==> flow/design.v <==
module MatrixMultUnit(
  input wire reset_n                      ,  
  input wire clk                          ,
  input wire dut_valid                    , 
  output wire dut_ready                   ,
  output wire                           dut__tb__sram_input_write_enable  ,
  output wire [16-1 : 0     ]   dut__tb__sram_input_write_address ,
  output wire [32-1 : 0     ]   dut__tb__sram_input_write_data    ,
  output reg  [16-1 : 0     ]   dut__tb__sram_input_read_address  , 
  input  wire [32-1 : 0     ]   tb__dut__sram_input_read_data     ,     
  output wire                           dut__tb__sram_weight_write_enable  ,
  output wire [16-1 : 0     ]   dut__tb__sram_weight_write_address ,
  output wire [32-1 : 0     ]   dut__tb__sram_weight_write_data    ,
  output reg  [16-1 : 0     ]   dut__tb__sram_weight_read_address  , 
  input  wire [32-1 : 0     ]   tb__dut__sram_weight_read_data     ,     
  output wire                           dut__tb__sram_result_write_enable  ,
  output reg  [16-1 : 0     ]   dut__tb__sram_result_write_address ,
  output wire [32-1 : 0     ]   dut__tb__sram_result_write_data    ,
  output reg  [16-1 : 0     ]   dut__tb__sram_result_read_address  , 
  input  wire [32-1 : 0     ]   tb__dut__sram_result_read_data     ,    
  output wire                           dut__tb__sram_scratchpad_write_enable  ,
  output reg  [16-1 : 0     ]   dut__tb__sram_scratchpad_write_address ,
  output wire [32-1 : 0     ]   dut__tb__sram_scratchpad_write_data    ,
  output reg  [16-1 : 0     ]   dut__tb__sram_scratchpad_read_address  , 
  input  wire [32-1 : 0     ]   tb__dut__sram_scratchpad_read_data  
);
parameter one_address_offset = 12'h1;
parameter idle_state = 4'd0;
parameter get_dimension_state = 4'd1;
parameter accumulating_state = 4'd2;
parameter writing_state = 4'd3;
parameter next_multiplication_setup_state = 4'd4;
parameter setup_multiplication_2_state = 4'd5;
parameter setup_multiplication_3_state = 4'd6;
parameter setup_multiplication_4_state = 4'd7;
parameter setup_multiplication_5_state = 4'd8;
wire my_clock; 
assign my_clock = clk; 
reg [3:0] next_state, current_state;
reg  [32-1 : 0     ]  input_data;
reg  [32-1 : 0     ]  weight_data;
reg  [32-1 : 0     ]  accumulated_result; 
wire [32-1 : 0     ]  mac_result_z;
reg [16-1 : 0     ] input_read_address_next;
reg [16-1 : 0     ] weight_read_address_next;
reg [16-1 : 0     ] result_write_address_next;
reg [16-1 : 0     ] scratchpad_write_address_next;
reg [16-1 : 0     ] next_input_matrix_first_address;
reg [16-1 : 0     ] next_weight_matrix_first_address;
reg [16-1 : 0     ] first_element_of_calculated_input_row_address;
reg [16-1 : 0     ] last_element_of_calculated_input_row_address;
reg [16-1 : 0     ] first_element_of_calculated_weight_matrix_address;
reg [16-1 : 0     ] last_element_of_calculated_weight_matrix_address;
reg [7:0] counter_total_element_in_result_matrix; 
reg [7:0] counter_go_write; 
reg [2:0] counter_next_step;
reg [1:0] counter_3_cycle;
reg [7:0] number_of_input_rows, number_of_input_cols;
reg [7:0] number_of_weight_rows, number_of_weight_cols;
assign dut__tb__sram_input_write_enable = 0;
assign dut__tb__sram_weight_write_enable = 0;
assign dut__tb__sram_input_write_address = 0;
assign dut__tb__sram_input_write_data = 0;
assign dut__tb__sram_weight_write_address = 0;
assign dut__tb__sram_weight_write_data = 0;
always @(posedge clk or negedge reset_n)begin
  if(!reset_n)
    input_read_address_next <= 0;
  else if(current_state == idle_state)
    input_read_address_next <= dut_valid ? one_address_offset : 0;
  else if(dut_valid == 1)
    input_read_address_next <= input_read_address_next + one_address_offset; 
  else if(current_state == idle_state)
    input_read_address_next <= 0;
  else if(current_state == get_dimension_state)
    input_read_address_next <= input_read_address_next + one_address_offset;
  else if((counter_next_step == 6) && (weight_read_address_next == last_element_of_calculated_weight_matrix_address + number_of_weight_cols)) 
    input_read_address_next <= last_element_of_calculated_input_row_address + one_address_offset; 
  else if((counter_next_step == 6) && (weight_read_address_next > last_element_of_calculated_weight_matrix_address))
    input_read_address_next <= first_element_of_calculated_input_row_address; 
  else if((weight_read_address_next == last_element_of_calculated_weight_matrix_address + one_address_offset) && ((current_state == accumulating_state) || (current_state == writing_state) || (current_state == get_dimension_state) || (current_state == setup_multiplication_2_state) || (current_state == setup_multiplication_3_state) || (current_state == setup_multiplication_4_state) || (current_state == setup_multiplication_5_state)))
    input_read_address_next <= last_element_of_calculated_input_row_address + one_address_offset; 
  else if((input_read_address_next == last_element_of_calculated_input_row_address + one_address_offset) && ((current_state == accumulating_state) || (current_state == writing_state) || (current_state == get_dimension_state) || (current_state == setup_multiplication_2_state) || (current_state == setup_multiplication_3_state) || (current_state == setup_multiplication_4_state) || (current_state == setup_multiplication_5_state)))
    input_read_address_next <= first_element_of_calculated_input_row_address; 
  else if((current_state == accumulating_state) || (current_state == writing_state))
    input_read_address_next <= input_read_address_next + one_address_offset;
  else if((current_state == next_multiplication_setup_state) && (counter_next_step == 2))
    input_read_address_next <= next_input_matrix_first_address;
  else if((current_state == next_multiplication_setup_state) && (counter_next_step == 3))
    input_read_address_next <= next_input_matrix_first_address;
  else if((current_state == next_multiplication_setup_state) && (counter_next_step == 4))
    input_read_address_next <= next_input_matrix_first_address;
  else if((current_state == next_multiplication_setup_state) && (counter_next_step == 5))
    input_read_address_next <= next_input_matrix_first_address;
  else 
    input_read_address_next <= input_read_address_next + one_address_offset;
end
always @(posedge clk or negedge reset_n) begin
  if(!reset_n)
    dut__tb__sram_input_read_address <= 0; 
  else if((current_state == idle_state) || (next_state == idle_state))
    dut__tb__sram_input_read_address <= 0; 
  else if(counter_next_step <= 4)
    dut__tb__sram_input_read_address <= input_read_address_next;
end
always @(posedge clk or negedge reset_n) begin
  if(!reset_n)
    dut__tb__sram_result_read_address <= 0;
  else if(current_state == idle_state)
    dut__tb__sram_result_read_address <= 0;
  else if(counter_next_step > 4)
    dut__tb__sram_result_read_address <= input_read_address_next; 
end
always @(posedge clk or negedge reset_n)begin
  if(!reset_n)
    weight_read_address_next <= 0; 
  else if(current_state == idle_state)
    weight_read_address_next <= dut_valid ? one_address_offset : 0;
  else if(dut_valid == 1)
    weight_read_address_next <= weight_read_address_next + one_address_offset;
  else if(current_state == idle_state)
    weight_read_address_next <= 0;
  else if(current_state == get_dimension_state)
    weight_read_address_next <= weight_read_address_next + one_address_offset;
  else if((counter_next_step == 6) && (weight_read_address_next == last_element_of_calculated_weight_matrix_address + number_of_weight_cols) && ((current_state == accumulating_state) || (current_state == writing_state) || (current_state == get_dimension_state) || (current_state == setup_multiplication_2_state) || (current_state == setup_multiplication_3_state) || (current_state == setup_multiplication_4_state) || (current_state == setup_multiplication_5_state)))
    weight_read_address_next <= first_element_of_calculated_weight_matrix_address;
  else if((counter_next_step == 6) && (weight_read_address_next > last_element_of_calculated_weight_matrix_address) && ((current_state == accumulating_state) || (current_state == writing_state) || (current_state == get_dimension_state) || (current_state == setup_multiplication_2_state) || (current_state == setup_multiplication_3_state) || (current_state == setup_multiplication_4_state) || (current_state == setup_multiplication_5_state)))
    weight_read_address_next <= weight_read_address_next - number_of_input_rows*(number_of_weight_cols) + one_address_offset;  
  else if(counter_next_step == 6) 
    weight_read_address_next <= weight_read_address_next + number_of_weight_cols;  
  else if((counter_next_step < 6) && (weight_read_address_next == last_element_of_calculated_weight_matrix_address + one_address_offset) && (input_read_address_next == last_element_of_calculated_input_row_address + one_address_offset)) 
    weight_read_address_next <= first_element_of_calculated_weight_matrix_address; 
  else if(input_read_address_next == last_element_of_calculated_input_row_address + one_address_offset)
    weight_read_address_next <= weight_read_address_next; 
  else if((current_state == next_multiplication_setup_state) && (counter_next_step == 2))
    weight_read_address_next <= next_weight_matrix_first_address;
  else if((current_state == next_multiplication_setup_state) && (counter_next_step == 3))
    weight_read_address_next <= next_weight_matrix_first_address;
  else if((current_state == next_multiplication_setup_state) && (counter_next_step == 4))
    weight_read_address_next <= next_weight_matrix_first_address;
  else if((current_state == next_multiplication_setup_state) && (counter_next_step == 5))
    weight_read_address_next <= next_weight_matrix_first_address;
  else 
    weight_read_address_next <= weight_read_address_next + one_address_offset;
end
always @(posedge clk or negedge reset_n) begin
  if(!reset_n)
    dut__tb__sram_weight_read_address <= 0; 
  else if((current_state == idle_state) || (next_state == idle_state))
    dut__tb__sram_weight_read_address <= 0; 
  else if(counter_next_step <= 4)
    dut__tb__sram_weight_read_address <= weight_read_address_next;
end
always @(posedge clk or negedge reset_n) begin
  if(!reset_n)
    dut__tb__sram_scratchpad_read_address <= 0;
  else if(current_state == idle_state)
    dut__tb__sram_scratchpad_read_address <= 0; 
  else if(counter_next_step > 4)
    dut__tb__sram_scratchpad_read_address <= weight_read_address_next; 
end
always @(posedge clk or negedge reset_n) begin
  if(!reset_n)
    result_write_address_next <= 0;
  else if(current_state == idle_state)
    result_write_address_next <= 0;
  else if(current_state == writing_state)
    result_write_address_next <= result_write_address_next + one_address_offset;
  else 
    result_write_address_next <= result_write_address_next;
end
always @(posedge clk or negedge reset_n) 
begin
    if (!reset_n) 
      dut__tb__sram_result_write_address <= 0;         
    else if(current_state == idle_state)
      dut__tb__sram_result_write_address <= 0; 
    else
      dut__tb__sram_result_write_address <= result_write_address_next;           
end
always @(posedge clk or negedge reset_n)begin
  if(!reset_n)
      scratchpad_write_address_next <= 0;            
  else if(current_state == idle_state)
      scratchpad_write_address_next <= 0;  
  else if(current_state == writing_state)
      scratchpad_write_address_next <= scratchpad_write_address_next + one_address_offset; 
  else 
      scratchpad_write_address_next <= scratchpad_write_address_next; 
end
always @(posedge clk or negedge reset_n)begin
  if (!reset_n) 
    dut__tb__sram_scratchpad_write_address <= 0;         
  else if(current_state == idle_state)
    dut__tb__sram_scratchpad_write_address <= 0;
  else
    dut__tb__sram_scratchpad_write_address <= scratchpad_write_address_next;           
end
always @(posedge clk or negedge reset_n) begin
  if(!reset_n)  
    first_element_of_calculated_input_row_address <= 0;
  else if(current_state == idle_state)
    first_element_of_calculated_input_row_address <= 0;
  else if(current_state == get_dimension_state) 
    first_element_of_calculated_input_row_address <= 1;
  else if((counter_next_step == 6) && (weight_read_address_next == last_element_of_calculated_weight_matrix_address + number_of_weight_cols))  
    first_element_of_calculated_input_row_address <= first_element_of_calculated_input_row_address + number_of_input_rows;
  else if((counter_next_step == 5) && (weight_read_address_next == last_element_of_calculated_weight_matrix_address + one_address_offset))
    first_element_of_calculated_input_row_address <= first_element_of_calculated_input_row_address + number_of_weight_cols;
  else if((counter_next_step < 5) && (weight_read_address_next == last_element_of_calculated_weight_matrix_address + one_address_offset))
    first_element_of_calculated_input_row_address <= first_element_of_calculated_input_row_address + number_of_input_cols;
  else if((current_state == next_multiplication_setup_state) && (counter_next_step == 2))
    first_element_of_calculated_input_row_address <= 1;
  else if((current_state == next_multiplication_setup_state) && (counter_next_step == 3))
    first_element_of_calculated_input_row_address <= 1;
  else if((current_state == next_multiplication_setup_state) && (counter_next_step == 4))
    first_element_of_calculated_input_row_address <= 0;
  else if((current_state == next_multiplication_setup_state) && (counter_next_step == 5))
    first_element_of_calculated_input_row_address <= 3*(number_of_input_rows * number_of_weight_cols);  
  else 
    first_element_of_calculated_input_row_address <= first_element_of_calculated_input_row_address;
end
always @(posedge clk or negedge reset_n) begin
  if(!reset_n)
    last_element_of_calculated_input_row_address <= 0;
  else if(current_state == idle_state)
    last_element_of_calculated_input_row_address <= 0;
  else if(current_state == get_dimension_state)
    last_element_of_calculated_input_row_address <= input_data[15:0];
  else if((counter_next_step == 6) && (weight_read_address_next == last_element_of_calculated_weight_matrix_address + number_of_weight_cols) && (input_read_address_next == last_element_of_calculated_input_row_address + one_address_offset))
    last_element_of_calculated_input_row_address <= last_element_of_calculated_input_row_address + number_of_input_rows; 
  else if((counter_next_step == 5) && (weight_read_address_next == last_element_of_calculated_weight_matrix_address + one_address_offset) && (input_read_address_next == last_element_of_calculated_input_row_address + one_address_offset))
    last_element_of_calculated_input_row_address <= last_element_of_calculated_input_row_address + number_of_weight_cols;
  else if((counter_next_step < 5) && (weight_read_address_next == last_element_of_calculated_weight_matrix_address + one_address_offset) && (input_read_address_next == last_element_of_calculated_input_row_address + one_address_offset))
    last_element_of_calculated_input_row_address <= last_element_of_calculated_input_row_address + number_of_input_cols;
  else if((current_state == next_multiplication_setup_state) && (counter_next_step == 2))
    last_element_of_calculated_input_row_address <= number_of_input_cols;
  else if((current_state == next_multiplication_setup_state) && (counter_next_step == 3))
    last_element_of_calculated_input_row_address <= number_of_input_cols; 
  else if((current_state == next_multiplication_setup_state) && (counter_next_step == 4))
    last_element_of_calculated_input_row_address <= number_of_weight_cols - 1;
  else if((current_state == next_multiplication_setup_state) && (counter_next_step == 5))
    last_element_of_calculated_input_row_address <=  (3*(number_of_input_rows * number_of_weight_cols)) + number_of_input_rows - 1;  
  else 
    last_element_of_calculated_input_row_address <= last_element_of_calculated_input_row_address;
end
always @(posedge clk or negedge reset_n) begin
  if(!reset_n)
    first_element_of_calculated_weight_matrix_address <= 0;
  else if(current_state == idle_state)
    first_element_of_calculated_weight_matrix_address <= 0;
  else if(current_state == get_dimension_state)
    first_element_of_calculated_weight_matrix_address <= 1;  
  else if((current_state == next_multiplication_setup_state) && (counter_next_step == 2))
    first_element_of_calculated_weight_matrix_address <= first_element_of_calculated_weight_matrix_address + number_of_weight_rows * number_of_weight_cols;  
  else if((current_state == next_multiplication_setup_state) && (counter_next_step == 3))
    first_element_of_calculated_weight_matrix_address <= first_element_of_calculated_weight_matrix_address + number_of_weight_rows * number_of_weight_cols;  
  else if((current_state == next_multiplication_setup_state) && (counter_next_step == 4))
    first_element_of_calculated_weight_matrix_address <= number_of_input_rows * number_of_weight_cols;  
  else if((current_state == next_multiplication_setup_state) && (counter_next_step == 5))
    first_element_of_calculated_weight_matrix_address <= first_element_of_calculated_weight_matrix_address + (number_of_input_rows * number_of_weight_cols);  
  else
    first_element_of_calculated_weight_matrix_address <= first_element_of_calculated_weight_matrix_address;
end
always @(posedge clk or negedge reset_n) begin
  if(!reset_n)
    last_element_of_calculated_weight_matrix_address <= 0;
  else if(current_state == idle_state)
    last_element_of_calculated_weight_matrix_address <= 0;
  else if(current_state == get_dimension_state)
    last_element_of_calculated_weight_matrix_address <= number_of_weight_rows * number_of_weight_cols;  
  else if((current_state == next_multiplication_setup_state) && (counter_next_step == 2))
    last_element_of_calculated_weight_matrix_address <= last_element_of_calculated_weight_matrix_address + number_of_weight_rows * number_of_weight_cols;  
  else if((current_state == next_multiplication_setup_state) && (counter_next_step == 3))
    last_element_of_calculated_weight_matrix_address <= last_element_of_calculated_weight_matrix_address + number_of_weight_rows * number_of_weight_cols;  
  else if((current_state == next_multiplication_setup_state) && (counter_next_step == 4))
    last_element_of_calculated_weight_matrix_address <= 2 * number_of_input_rows * number_of_weight_cols - 1;  
  else if((current_state == next_multiplication_setup_state) && (counter_next_step == 5))
    last_element_of_calculated_weight_matrix_address <= last_element_of_calculated_weight_matrix_address + (number_of_input_rows * number_of_weight_cols);  
  else
    last_element_of_calculated_weight_matrix_address <= last_element_of_calculated_weight_matrix_address;
end
always @(posedge clk or negedge reset_n)
begin
  if(!reset_n) 
    next_input_matrix_first_address <= 0;
  else if(current_state == idle_state)
    next_input_matrix_first_address <= 0;
  else if(current_state == get_dimension_state)
    next_input_matrix_first_address <= 1; 
  else if((current_state == next_multiplication_setup_state) && (counter_next_step == 2))
    next_input_matrix_first_address <= 1; 
  else if((current_state == next_multiplication_setup_state) && (counter_next_step == 3))
    next_input_matrix_first_address <= 0; 
  else if((current_state == next_multiplication_setup_state) && (counter_next_step == 4))
    next_input_matrix_first_address <= 3*(number_of_input_rows * number_of_weight_cols);  
  else 
    next_input_matrix_first_address <= next_input_matrix_first_address;
end
always @(posedge clk or negedge reset_n)begin
  if(!reset_n)
    next_weight_matrix_first_address <= 0;
  else if(current_state == idle_state)
    next_weight_matrix_first_address <= 0;
  else if(current_state == get_dimension_state)
    next_weight_matrix_first_address <= number_of_weight_rows * number_of_weight_cols + 1;  
  else if((current_state == next_multiplication_setup_state) && ((counter_next_step == 2)))
    next_weight_matrix_first_address <= next_weight_matrix_first_address + (number_of_weight_rows * number_of_weight_cols);  
  else if((current_state == next_multiplication_setup_state) && (counter_next_step == 3))
    next_weight_matrix_first_address <= number_of_input_rows * number_of_weight_cols;  
  else if((current_state == next_multiplication_setup_state) && (counter_next_step == 4))
    next_weight_matrix_first_address <= 2 * number_of_input_rows * number_of_weight_cols;  
  else 
    next_weight_matrix_first_address <= next_weight_matrix_first_address;
end
always @(posedge clk or negedge reset_n) 
begin
    if(!reset_n)begin
      number_of_input_rows <= 0;
      number_of_input_cols <= 0;
      number_of_weight_rows <= 0;
      number_of_weight_cols <= 0;
    end else if(current_state == idle_state)begin
      number_of_input_rows <= 0;
      number_of_input_cols <= 0;
      number_of_weight_rows <= 0;
      number_of_weight_cols <= 0;
    end else if(current_state == get_dimension_state)   begin
      number_of_input_rows <= input_data[31:16];  
      number_of_input_cols <= input_data[15:0];
      number_of_weight_rows <= weight_data[31:16];
      number_of_weight_cols <= weight_data[15:0];
    end else begin
      number_of_input_rows <= number_of_input_rows;
      number_of_input_cols <= number_of_input_cols;
      number_of_weight_rows <= number_of_weight_rows;
      number_of_weight_cols <= number_of_weight_cols;
    end        
end
always @(posedge clk or negedge reset_n)begin
  if(!reset_n)
    counter_go_write <= 0;
  else if(current_state == idle_state)
    counter_go_write <= 0; 
  else if(current_state == get_dimension_state)
    counter_go_write <= input_data[15:0] - 1;  
  else if(current_state == accumulating_state) 
    counter_go_write <= counter_go_write - 1;
  else if((current_state == writing_state) && (counter_next_step == 6))
    counter_go_write <= number_of_input_rows - 1; 
  else if((current_state == writing_state) && (counter_next_step == 5)) 
    counter_go_write <= number_of_weight_cols - 1;  
  else if((current_state == writing_state) && (counter_next_step < 5))
    counter_go_write <= number_of_input_cols - 1;
  else if(current_state == setup_multiplication_2_state)
    counter_go_write <= number_of_input_cols - 1;
  else if(current_state == setup_multiplication_3_state)
    counter_go_write <= number_of_input_cols - 1;
  else if(current_state == setup_multiplication_4_state)
    counter_go_write <= number_of_weight_cols - 1;  
  else if(current_state == setup_multiplication_5_state)
    counter_go_write <= number_of_input_rows - 1;  
  else 
    counter_go_write <= counter_go_write; 
end
always @(posedge clk or negedge reset_n) 
begin
  if(!reset_n)
    counter_total_element_in_result_matrix <= 0;
  else if (current_state == idle_state)
    counter_total_element_in_result_matrix <= 0;     
  else if (current_state == get_dimension_state)
    counter_total_element_in_result_matrix <= (input_data[31:16] * weight_data[15:0]) - 1; 
  else if (current_state == writing_state) 
    counter_total_element_in_result_matrix <= counter_total_element_in_result_matrix - 1;
  else if (current_state == setup_multiplication_2_state) 
    counter_total_element_in_result_matrix <= (number_of_input_rows * number_of_weight_cols) - 1;
  else if (current_state == setup_multiplication_3_state) 
    counter_total_element_in_result_matrix <= (number_of_input_rows * number_of_weight_cols) - 1;
  else if (current_state == setup_multiplication_4_state) 
    counter_total_element_in_result_matrix <= (number_of_input_rows * number_of_input_rows) - 1;   
  else if (current_state == setup_multiplication_5_state) 
    counter_total_element_in_result_matrix <= (number_of_input_rows * number_of_weight_cols) - 1; 
  else 
    counter_total_element_in_result_matrix <= counter_total_element_in_result_matrix;  
end
always @(posedge clk or negedge reset_n) begin
  if(!reset_n)begin
    counter_next_step <= 0;
  end else if(current_state == idle_state) begin
    counter_next_step <= 2;
  end else if(current_state == next_multiplication_setup_state)begin
    counter_next_step <= counter_next_step + 1;
  end else
    counter_next_step <= counter_next_step;
end
always @(posedge clk or negedge reset_n)begin
  if(!reset_n)
    counter_3_cycle <= 0;
  else if(current_state == idle_state) 
    counter_3_cycle <= 2;
  else if (current_state == get_dimension_state)
    counter_3_cycle <= counter_3_cycle - 1;
  else if(current_state == setup_multiplication_2_state) 
    counter_3_cycle <= counter_3_cycle - 1;
  else if(current_state == setup_multiplication_3_state) 
    counter_3_cycle <= counter_3_cycle - 1;
  else if(current_state == setup_multiplication_4_state) 
    counter_3_cycle <= counter_3_cycle - 1;
  else if(current_state == setup_multiplication_5_state) 
    counter_3_cycle <= counter_3_cycle - 1;
  else 
    counter_3_cycle <= 2;
end
always @(posedge clk or negedge reset_n) 
begin
    if(!reset_n)begin
      input_data <= 0;      
      weight_data <= 0;        
    end else if(current_state == idle_state)begin
      input_data <= 0;      
      weight_data <= 0;  
    end else if(counter_next_step <= 4)begin 
      input_data <= tb__dut__sram_input_read_data;      
      weight_data <= tb__dut__sram_weight_read_data;
    end else begin 
      input_data <= tb__dut__sram_result_read_data;      
      weight_data <= tb__dut__sram_scratchpad_read_data;
    end 
end
interger_accumulated_matrix_multiplication u1( 
  .input_data(input_data),   
  .weight_data(weight_data),  
  .accumulated_result_data(accumulated_result),
  .result_data(mac_result_z)
);
always @(posedge clk or negedge reset_n)begin
  if(!reset_n)
    accumulated_result <= 0;
  else if (current_state == idle_state)
    accumulated_result <= 0;
  else if((current_state == accumulating_state))
    accumulated_result <= mac_result_z;
  else if(current_state == writing_state)
    accumulated_result <= 0;
  else if(current_state == next_multiplication_setup_state)
    accumulated_result <= 0;
  else if(current_state == setup_multiplication_2_state)
    accumulated_result <= 0;
  else if(current_state == setup_multiplication_3_state)
    accumulated_result <= 0;
  else if(current_state == setup_multiplication_4_state)
    accumulated_result <= 0;
  else if(current_state == setup_multiplication_5_state)
    accumulated_result <= 0;
  else 
    accumulated_result <= accumulated_result;
end
assign dut__tb__sram_result_write_data = accumulated_result;
assign dut__tb__sram_result_write_enable = (current_state == writing_state) ? 1 : 0;
assign dut__tb__sram_scratchpad_write_data = accumulated_result;
assign dut__tb__sram_scratchpad_write_enable = (current_state == writing_state) ? 1 : 0;
always @(posedge clk or negedge reset_n) begin
  if(!reset_n)
    current_state <= 0;
  else 
    current_state <= next_state;
end
always @(*) begin
  case (current_state)
    idle_state:begin
      if (dut_valid == 1)  
        next_state = get_dimension_state;
      else  
        next_state = idle_state;
    end
    get_dimension_state:begin
      if(counter_3_cycle != 0)
        next_state = get_dimension_state;
      else 
        next_state = accumulating_state;
    end
    accumulating_state: begin 
      if(counter_go_write == 0)
        next_state = writing_state;
      else 
        next_state = accumulating_state;
    end
    writing_state:begin
      if(counter_total_element_in_result_matrix != 0) 
        next_state = accumulating_state;
      else 
        next_state = next_multiplication_setup_state;
    end
    next_multiplication_setup_state:begin
      if(counter_next_step == 2)
        next_state = setup_multiplication_2_state;
      else if(counter_next_step == 3)
        next_state = setup_multiplication_3_state;
      else if(counter_next_step == 4)
        next_state = setup_multiplication_4_state;
      else if(counter_next_step == 5)
        next_state = setup_multiplication_5_state;
      else if(counter_next_step == 6)
        next_state = idle_state; 
      else 
        next_state = next_multiplication_setup_state;
    end
    setup_multiplication_2_state:begin
      if(counter_3_cycle == 0) 
        next_state = accumulating_state;
      else  
        next_state = setup_multiplication_2_state;
    end
    setup_multiplication_3_state:begin
      if(counter_3_cycle == 0) 
        next_state = accumulating_state;
      else  
        next_state = setup_multiplication_3_state;
    end
    setup_multiplication_4_state:begin
      if(counter_3_cycle == 0) 
        next_state = accumulating_state;
      else  
        next_state = setup_multiplication_4_state;
    end
    setup_multiplication_5_state:begin
      if(counter_3_cycle == 0) 
        next_state = accumulating_state;
      else  
        next_state = setup_multiplication_5_state;
    end
    default: next_state = idle_state;
  endcase
end
assign dut_ready = (current_state == idle_state) ? 1:0;
endmodule
module interger_accumulated_matrix_multiplication ( 
  input wire [32-1  : 0] input_data,
  input wire [32-1  : 0] weight_data,
  input wire [32-1 : 0] accumulated_result_data,
  output wire [32-1 : 0] result_data
);
  assign result_data = (input_data * weight_data) + accumulated_result_data;
endmodule
Tool chain data of MatrixMultUnit
The steps from the RTL of MatrixMultUnit to its reports follow in flow order.
Line numbers count from 1 in the design file above.
Operators: Yosys type, input widths -> output width; for muxes data width and select width s.
Not given: -
Set-up
  design top: MatrixMultUnit
  clock port: clk
  standard-cell library: sky130hd
  corner: tt_025C_1v80

After elaboration
Source: Yosys, flattened and elaborated, memories not mapped. Widths are those after wreduce. Registers that Yosys merges into a memory's read port (data or address) are not register bits. Print and check cells do not count.
Storage and ports
  input port bits: 131
  memory cells: 0
  memory bits (writable): 0
  cells after elaboration: 281
  output and inout bits: 261
  bits in registers: 409
  latch bits: 0
  bits in read-only memories: 0
  word width x clocked read ports: 0
Cells by class
  muxes and demuxes: 140
  multiply operators: 9
  shift-type cells: 0
  add/subtract/negate cells: 37
  divide/modulo/power cells: 0
  reductions and logical operators: 45
  bitwise logic cells: 0
  equality and inequality tests: 17
  magnitude comparators: 5
Operators by type and width (count)
  $mux 16: 78
  $mul 32x32->32: 1
  $mul 8x8->16: 4
  $mux 32: 12
  $mul 16x16->8: 1
  $mux 8: 25
  $add 16x8->16: 9
  $add 16x1->16 const B: 8
  $mul 8x8->15: 1
  $add 16x16->16: 5
  $sub 8x1->8 const B: 8
  $mul 8x8->8: 1
  $eq 16x16->1: 3
  $pmux 4 s9: 1
  $sub 16x1->16 const B: 2
  $mul 2x16->16 const A: 1
  $add 32x32->32: 1
  $mux 3: 7
  $logic_and 1x1->1: 20
  $mux 4: 5
  $reduce_bool 9->1: 2
  $sub 16x16->16: 1
  $gt 16x16->1: 1
  $eq 4x3->1 const B: 4
  $reduce_bool 8->1: 2
  $mux 2: 7
  $reduce_bool 2->1: 6
  $reduce_bool 10->1: 1
Not listed: further kinds 20, cells in them 36.

Depth
Longest topological path by Yosys (ltp), each cell counted once; first at word level (registers and memories cut), then after technology mapping (sequential cells cut; the memories' decode and read muxes count).
Depth
  depth in word-level cells: 15
  ABC_AREA: 1
  depth in mapped cells: 51
  mapped depth without buffers: 49

After synthesis
Yosys stat after the flow's synthesis: flattened, memories mapped to cells. It holds for the ABC_AREA given above (unset counts as 0); a run with the other value may have another netlist.
Cell types
  sky130_fd_sc_hd__fa_1: count 555, total area 1.11E+04 um^2
  sky130_fd_sc_hd__dfrtp_1: count 413, total area 1.03E+04 um^2
  sky130_fd_sc_hd__nand2_1: count 2026, total area 7.6E+03 um^2
  sky130_fd_sc_hd__ha_1: count 474, total area 5.93E+03 um^2
  sky130_fd_sc_hd__inv_1: count 1507, total area 5.66E+03 um^2
  sky130_fd_sc_hd__o21ai_0: count 464, total area 2.32E+03 um^2
  sky130_fd_sc_hd__a21oi_1: count 413, total area 2.07E+03 um^2
  sky130_fd_sc_hd__nor2_1: count 508, total area 1.91E+03 um^2
  sky130_fd_sc_hd__nand3_1: count 374, total area 1.87E+03 um^2
  sky130_fd_sc_hd__xor2_1: count 212, total area 1.86E+03 um^2
  sky130_fd_sc_hd__buf_4: count 141, total area 1.06E+03 um^2
  sky130_fd_sc_hd__clkbuf_1: count 237, total area 889.603 um^2
  sky130_fd_sc_hd__xnor2_1: count 75, total area 656.88 um^2
  sky130_fd_sc_hd__o22ai_1: count 84, total area 525.504 um^2
  sky130_fd_sc_hd__nor3_1: count 80, total area 400.384 um^2
  sky130_fd_sc_hd__o211ai_1: count 50, total area 375.36 um^2
  sky130_fd_sc_hd__nand4_1: count 55, total area 344.08 um^2
  sky130_fd_sc_hd__or2_2: count 45, total area 281.52 um^2
Not listed: further types 55, cells in them 388.
Mapped netlist
  buffer cells: 448
  cell count: 8101
  sequential area: 10361.2 um^2
  flip-flop cells: 414
  chip area (Yosys): 57931.8 um^2

Path before layout
OpenSTA on the mapped netlist: ideal clock, no wires. The path of least setup slack (recovery checks aside). Input and output delay are each 20% of the period. Register names are those of the netlist, which keeps one name where synthesis merged equal registers.
Path post-synthesis
  path type: reg2reg
  from: register number_of_weight_cols[2]
  to: register last_element_of_calculated_input_row_address[14]
  library setup time: 0.116 ns
  period: 10.0 ns
  arrival: 7.020 ns
  time at the first pin: 0.000 ns
  delay of the path: 7.136 ns
  stages: 45
  data required time: 9.884 ns
  buffers on the path: 2
  slack: 2.864 ns
  synthesis period reached: 7.136 ns
"delay of the path" = arrival - input delay + setup time.
"stages": output pins that drive a net of the path, with the launching flip-flop's if there is one; two outputs of one cell count as two.
"synthesis period reached" = period - worst setup slack (recovery checks aside). The figure is calculated, with input and output delays left at 20% of the set period.
The rows between start and end are the longest chain of elaborated cells between them; the timing report does not say that the signal goes this way. Where chains are equally long, one stands for them.
A line is the first line of the expression or statement that the cell stems from. Yosys adds cells for indexed reads and writes and turns some case tables into memories.
A register here has more assigning lines than the two given.
On the way, post-synthesis
  cell sequence: sky130_fd_sc_hd__dfrtp_1 > sky130_fd_sc_hd__clkbuf_1 > sky130_fd_sc_hd__clkbuf_1 > sky130_fd_sc_hd__nand2_1 > sky130_fd_sc_hd__fa_1 > sky130_fd_sc_hd__fa_1 > sky130_fd_sc_hd__inv_1 > sky130_fd_sc_hd__fa_1 > sky130_fd_sc_hd__inv_1 > sky130_fd_sc_hd__fa_1 > sky130_fd_sc_hd__inv_1 > sky130_fd_sc_hd__ha_1 > sky130_fd_sc_hd__nand2_1 > sky130_fd_sc_hd__inv_1 > sky130_fd_sc_hd__nand2_1 > sky130_fd_sc_hd__nand2_1 > sky130_fd_sc_hd__a21oi_1 > sky130_fd_sc_hd__or2_2 > (+9 left out) > sky130_fd_sc_hd__or2_2 > sky130_fd_sc_hd__nand2_1 > sky130_fd_sc_hd__ha_1 > sky130_fd_sc_hd__nand2_1 > sky130_fd_sc_hd__nor3_1 > sky130_fd_sc_hd__nand3_1 > sky130_fd_sc_hd__nand4_1 > sky130_fd_sc_hd__nand2_1 > sky130_fd_sc_hd__inv_1 > sky130_fd_sc_hd__o21ai_0 > sky130_fd_sc_hd__nand2_1 > sky130_fd_sc_hd__xor2_1 > sky130_fd_sc_hd__o21ai_0 > sky130_fd_sc_hd__o211ai_1 > sky130_fd_sc_hd__nand2_1 > sky130_fd_sc_hd__nand2_1 > sky130_fd_sc_hd__nand2_1 > sky130_fd_sc_hd__nand2_1
  cells in the longest elaborated chain: 13
  elaborated cells on any way between the ends: 20
  classes of those cells: add/sub (5); mul (2); eq/ne (1); mux (9); reduce/logical (3)
Ends and longest elaborated chain, post-synthesis
  start, declared: RTL line 59  | reg [7:0] number_of_weight_rows, number_of_weight_cols;
  start, assigned: RTL line 332  | number_of_weight_cols <= weight_data[15:0];
  start, assigned: RTL line 337  | number_of_weight_cols <= number_of_weight_cols;
  $mul 8x8->16: RTL line 243  | last_element_of_calculated_input_row_address <=  (3*(number_of_input_rows * number_of_weight_cols)) + number_o ...
  $mul 2x16->16: RTL line 243
  $add 16x8->16: RTL line 243
  $sub 16x1->16: RTL line 243
  $mux 16: RTL line 242  | else if((current_state == next_multiplication_setup_state) && (counter_next_step == 5))
  $mux 16: RTL line 240  | else if((current_state == next_multiplication_setup_state) && (counter_next_step == 4))
  $mux 16: RTL line 238  | else if((current_state == next_multiplication_setup_state) && (counter_next_step == 3))
  $mux 16: RTL line 236  | else if((current_state == next_multiplication_setup_state) && (counter_next_step == 2))
  $mux 16: RTL line 234  | else if((counter_next_step < 5) && (weight_read_address_next == last_element_of_calculated_weight_matrix_addre ...
  $mux 16: RTL line 232  | else if((counter_next_step == 5) && (weight_read_address_next == last_element_of_calculated_weight_matrix_addr ...
  $mux 16: RTL line 230  | else if((counter_next_step == 6) && (weight_read_address_next == last_element_of_calculated_weight_matrix_addr ...
  $mux 16: RTL line 228  | else if(current_state == get_dimension_state)
  $mux 16: RTL line 226  | else if(current_state == idle_state)
  end, assigned: RTL line 229  | last_element_of_calculated_input_row_address <= input_data[15:0];
  end, assigned: RTL line 231  | last_element_of_calculated_input_row_address <= last_element_of_calculated_input_row_address + number_of_input ...
  end, declared: RTL line 51  | reg [16-1 : 0     ] last_element_of_calculated_input_row_address;

Worst path after layout
From the final timing report of flow run A: the path of least setup slack in the routed layout; clock arrival at registers is part of the times.
Path post-layout
  path type: reg2reg
  from: register number_of_weight_cols[6]
  to: register last_element_of_calculated_input_row_address[15]
  slack: 1.82 ns
  arrival: 8.74 ns
  period: 10.0 ns
  stages: 44
  time at the first pin: 0.68 ns
  buffers on the path: 0
  library setup time: 0.11 ns
  data required time: 10.56 ns
The rows between start and end are the longest chain of elaborated cells between them; the timing report does not say that the signal goes this way. Where chains are equally long, one stands for them.
A register here has more assigning lines than the two given.
On the way, post-layout
  cell sequence: sky130_fd_sc_hd__dfrtp_1 > sky130_fd_sc_hd__nand2_1 > sky130_fd_sc_hd__fa_1 > sky130_fd_sc_hd__fa_1 > sky130_fd_sc_hd__inv_1 > sky130_fd_sc_hd__fa_1 > sky130_fd_sc_hd__inv_1 > sky130_fd_sc_hd__fa_1 > sky130_fd_sc_hd__inv_1 > sky130_fd_sc_hd__ha_1 > sky130_fd_sc_hd__nand2_1 > sky130_fd_sc_hd__nor2_1 > sky130_fd_sc_hd__a21oi_1 > sky130_fd_sc_hd__or2_2 > sky130_fd_sc_hd__nand2_1 > sky130_fd_sc_hd__inv_1 > sky130_fd_sc_hd__ha_1 > sky130_fd_sc_hd__nand2_1 > (+8 left out) > sky130_fd_sc_hd__ha_1 > sky130_fd_sc_hd__nand2_1 > sky130_fd_sc_hd__nor2_1 > sky130_fd_sc_hd__inv_1 > sky130_fd_sc_hd__o211ai_1 > sky130_fd_sc_hd__nor2_1 > sky130_fd_sc_hd__inv_1 > sky130_fd_sc_hd__nand2_1 > sky130_fd_sc_hd__nand2_1 > sky130_fd_sc_hd__inv_1 > sky130_fd_sc_hd__nand3_1 > sky130_fd_sc_hd__nand3_1 > sky130_fd_sc_hd__nand2_1 > sky130_fd_sc_hd__nand2_1 > sky130_fd_sc_hd__nand2_1 > sky130_fd_sc_hd__nand2_1 > sky130_fd_sc_hd__nand2_1 > sky130_fd_sc_hd__nand2_1
  cells in the longest elaborated chain: 13
  elaborated cells on any way between the ends: 20
  classes of those cells: add/sub (5); mul (2); eq/ne (1); mux (9); reduce/logical (3)
Ends and longest elaborated chain, post-layout
  start, declared: RTL line 59  | reg [7:0] number_of_weight_rows, number_of_weight_cols;
  start, assigned: RTL line 332  | number_of_weight_cols <= weight_data[15:0];
  start, assigned: RTL line 337  | number_of_weight_cols <= number_of_weight_cols;
  $mul 8x8->16: RTL line 243  | last_element_of_calculated_input_row_address <=  (3*(number_of_input_rows * number_of_weight_cols)) + number_o ...
  $mul 2x16->16: RTL line 243
  $add 16x8->16: RTL line 243
  $sub 16x1->16: RTL line 243
  $mux 16: RTL line 242  | else if((current_state == next_multiplication_setup_state) && (counter_next_step == 5))
  $mux 16: RTL line 240  | else if((current_state == next_multiplication_setup_state) && (counter_next_step == 4))
  $mux 16: RTL line 238  | else if((current_state == next_multiplication_setup_state) && (counter_next_step == 3))
  $mux 16: RTL line 236  | else if((current_state == next_multiplication_setup_state) && (counter_next_step == 2))
  $mux 16: RTL line 234  | else if((counter_next_step < 5) && (weight_read_address_next == last_element_of_calculated_weight_matrix_addre ...
  $mux 16: RTL line 232  | else if((counter_next_step == 5) && (weight_read_address_next == last_element_of_calculated_weight_matrix_addr ...
  $mux 16: RTL line 230  | else if((counter_next_step == 6) && (weight_read_address_next == last_element_of_calculated_weight_matrix_addr ...
  $mux 16: RTL line 228  | else if(current_state == get_dimension_state)
  $mux 16: RTL line 226  | else if(current_state == idle_state)
  end, assigned: RTL line 229  | last_element_of_calculated_input_row_address <= input_data[15:0];
  end, assigned: RTL line 231  | last_element_of_calculated_input_row_address <= last_element_of_calculated_input_row_address + number_of_input ...
  end, declared: RTL line 51  | reg [16-1 : 0     ] last_element_of_calculated_input_row_address;

Memo
Re: implementation data of MatrixMultUnit

Design MatrixMultUnit on sky130hd. What follows are 5 stored runs of the flow, each under its own settings; their order means nothing. The constraints put input and output delay at 20% of the set period each and load the outputs with 0.01 pF.

settings of flow run A
{
  "ABC_AREA": 1,
  "CORE_UTILIZATION": 56,
  "CTS_CLUSTER_DIAMETER": 223,
  "HOLD_SLACK_MARGIN": -0.07,
  "MAX_ROUTING_LAYER": "met4",
  "SLEW_MARGIN": 35,
  "period_ns": 10.0,
  "CAP_MARGIN": 20,
  "CORE_MARGIN": 2
}
report of flow run A
yosys chip area after synthesis (um^2): 57931.8
finish__design__die__area: 106038.0
finish__design__instance__utilization: 0.6188
finish__timing__setup__ws: 1.819
finish__timing__setup__tns: 0.000
finish__timing__hold__ws: 0.448

settings of flow run B
{
  "CELL_PAD_IN_SITES_DETAIL_PLACEMENT": 1,
  "CELL_PAD_IN_SITES_GLOBAL_PLACEMENT": 0,
  "CORE_UTILIZATION": 55,
  "HOLD_SLACK_MARGIN": 0.16,
  "MIN_ROUTING_LAYER": "met2",
  "PLACE_DENSITY_LB_ADDON": 0.18,
  "TNS_END_PERCENT": 55,
  "period_ns": 5.51,
  "CAP_MARGIN": 20,
  "CORE_MARGIN": 2,
  "SLEW_MARGIN": 20
}
report of flow run B: did not finish, cts, DPL-0033

settings of flow run C
{
  "CORE_UTILIZATION": 40,
  "period_ns": 8.17,
  "CAP_MARGIN": 20,
  "CORE_MARGIN": 2,
  "SLEW_MARGIN": 20
}
report of flow run C
yosys chip area after synthesis (um^2): 55480.7
finish__design__die__area: 141696.0
finish__design__instance__utilization: 0.4503
finish__timing__setup__ws: 0.464
finish__timing__setup__tns: 0.000
finish__timing__hold__ws: 0.445

settings of flow run D
{
  "ABC_AREA": 1,
  "CORE_UTILIZATION": 19,
  "SLEW_MARGIN": 35,
  "period_ns": 10.0,
  "CAP_MARGIN": 20,
  "CORE_MARGIN": 2
}
report of flow run D
yosys chip area after synthesis (um^2): 57931.8
finish__design__die__area: 309336.0
finish__design__instance__utilization: 0.2207
finish__timing__setup__ws: 1.945
finish__timing__setup__tns: 0.000
finish__timing__hold__ws: 0.441

settings of flow run E
{
  "ABC_AREA": 0,
  "CELL_PAD_IN_SITES_GLOBAL_PLACEMENT": 2,
  "CORE_ASPECT_RATIO": 0.65,
  "CORE_MARGIN": 5,
  "CORE_UTILIZATION": 71,
  "CTS_CLUSTER_DIAMETER": 195,
  "CTS_CLUSTER_SIZE": 78,
  "GPL_TIMING_DRIVEN": 0,
  "HOLD_SLACK_MARGIN": -0.07,
  "MAX_ROUTING_LAYER": "met4",
  "SETUP_SLACK_MARGIN": -0.08,
  "SLEW_MARGIN": 20,
  "period_ns": 10.0,
  "CAP_MARGIN": 20
}
report of flow run E: did not finish, place, GPL-0301
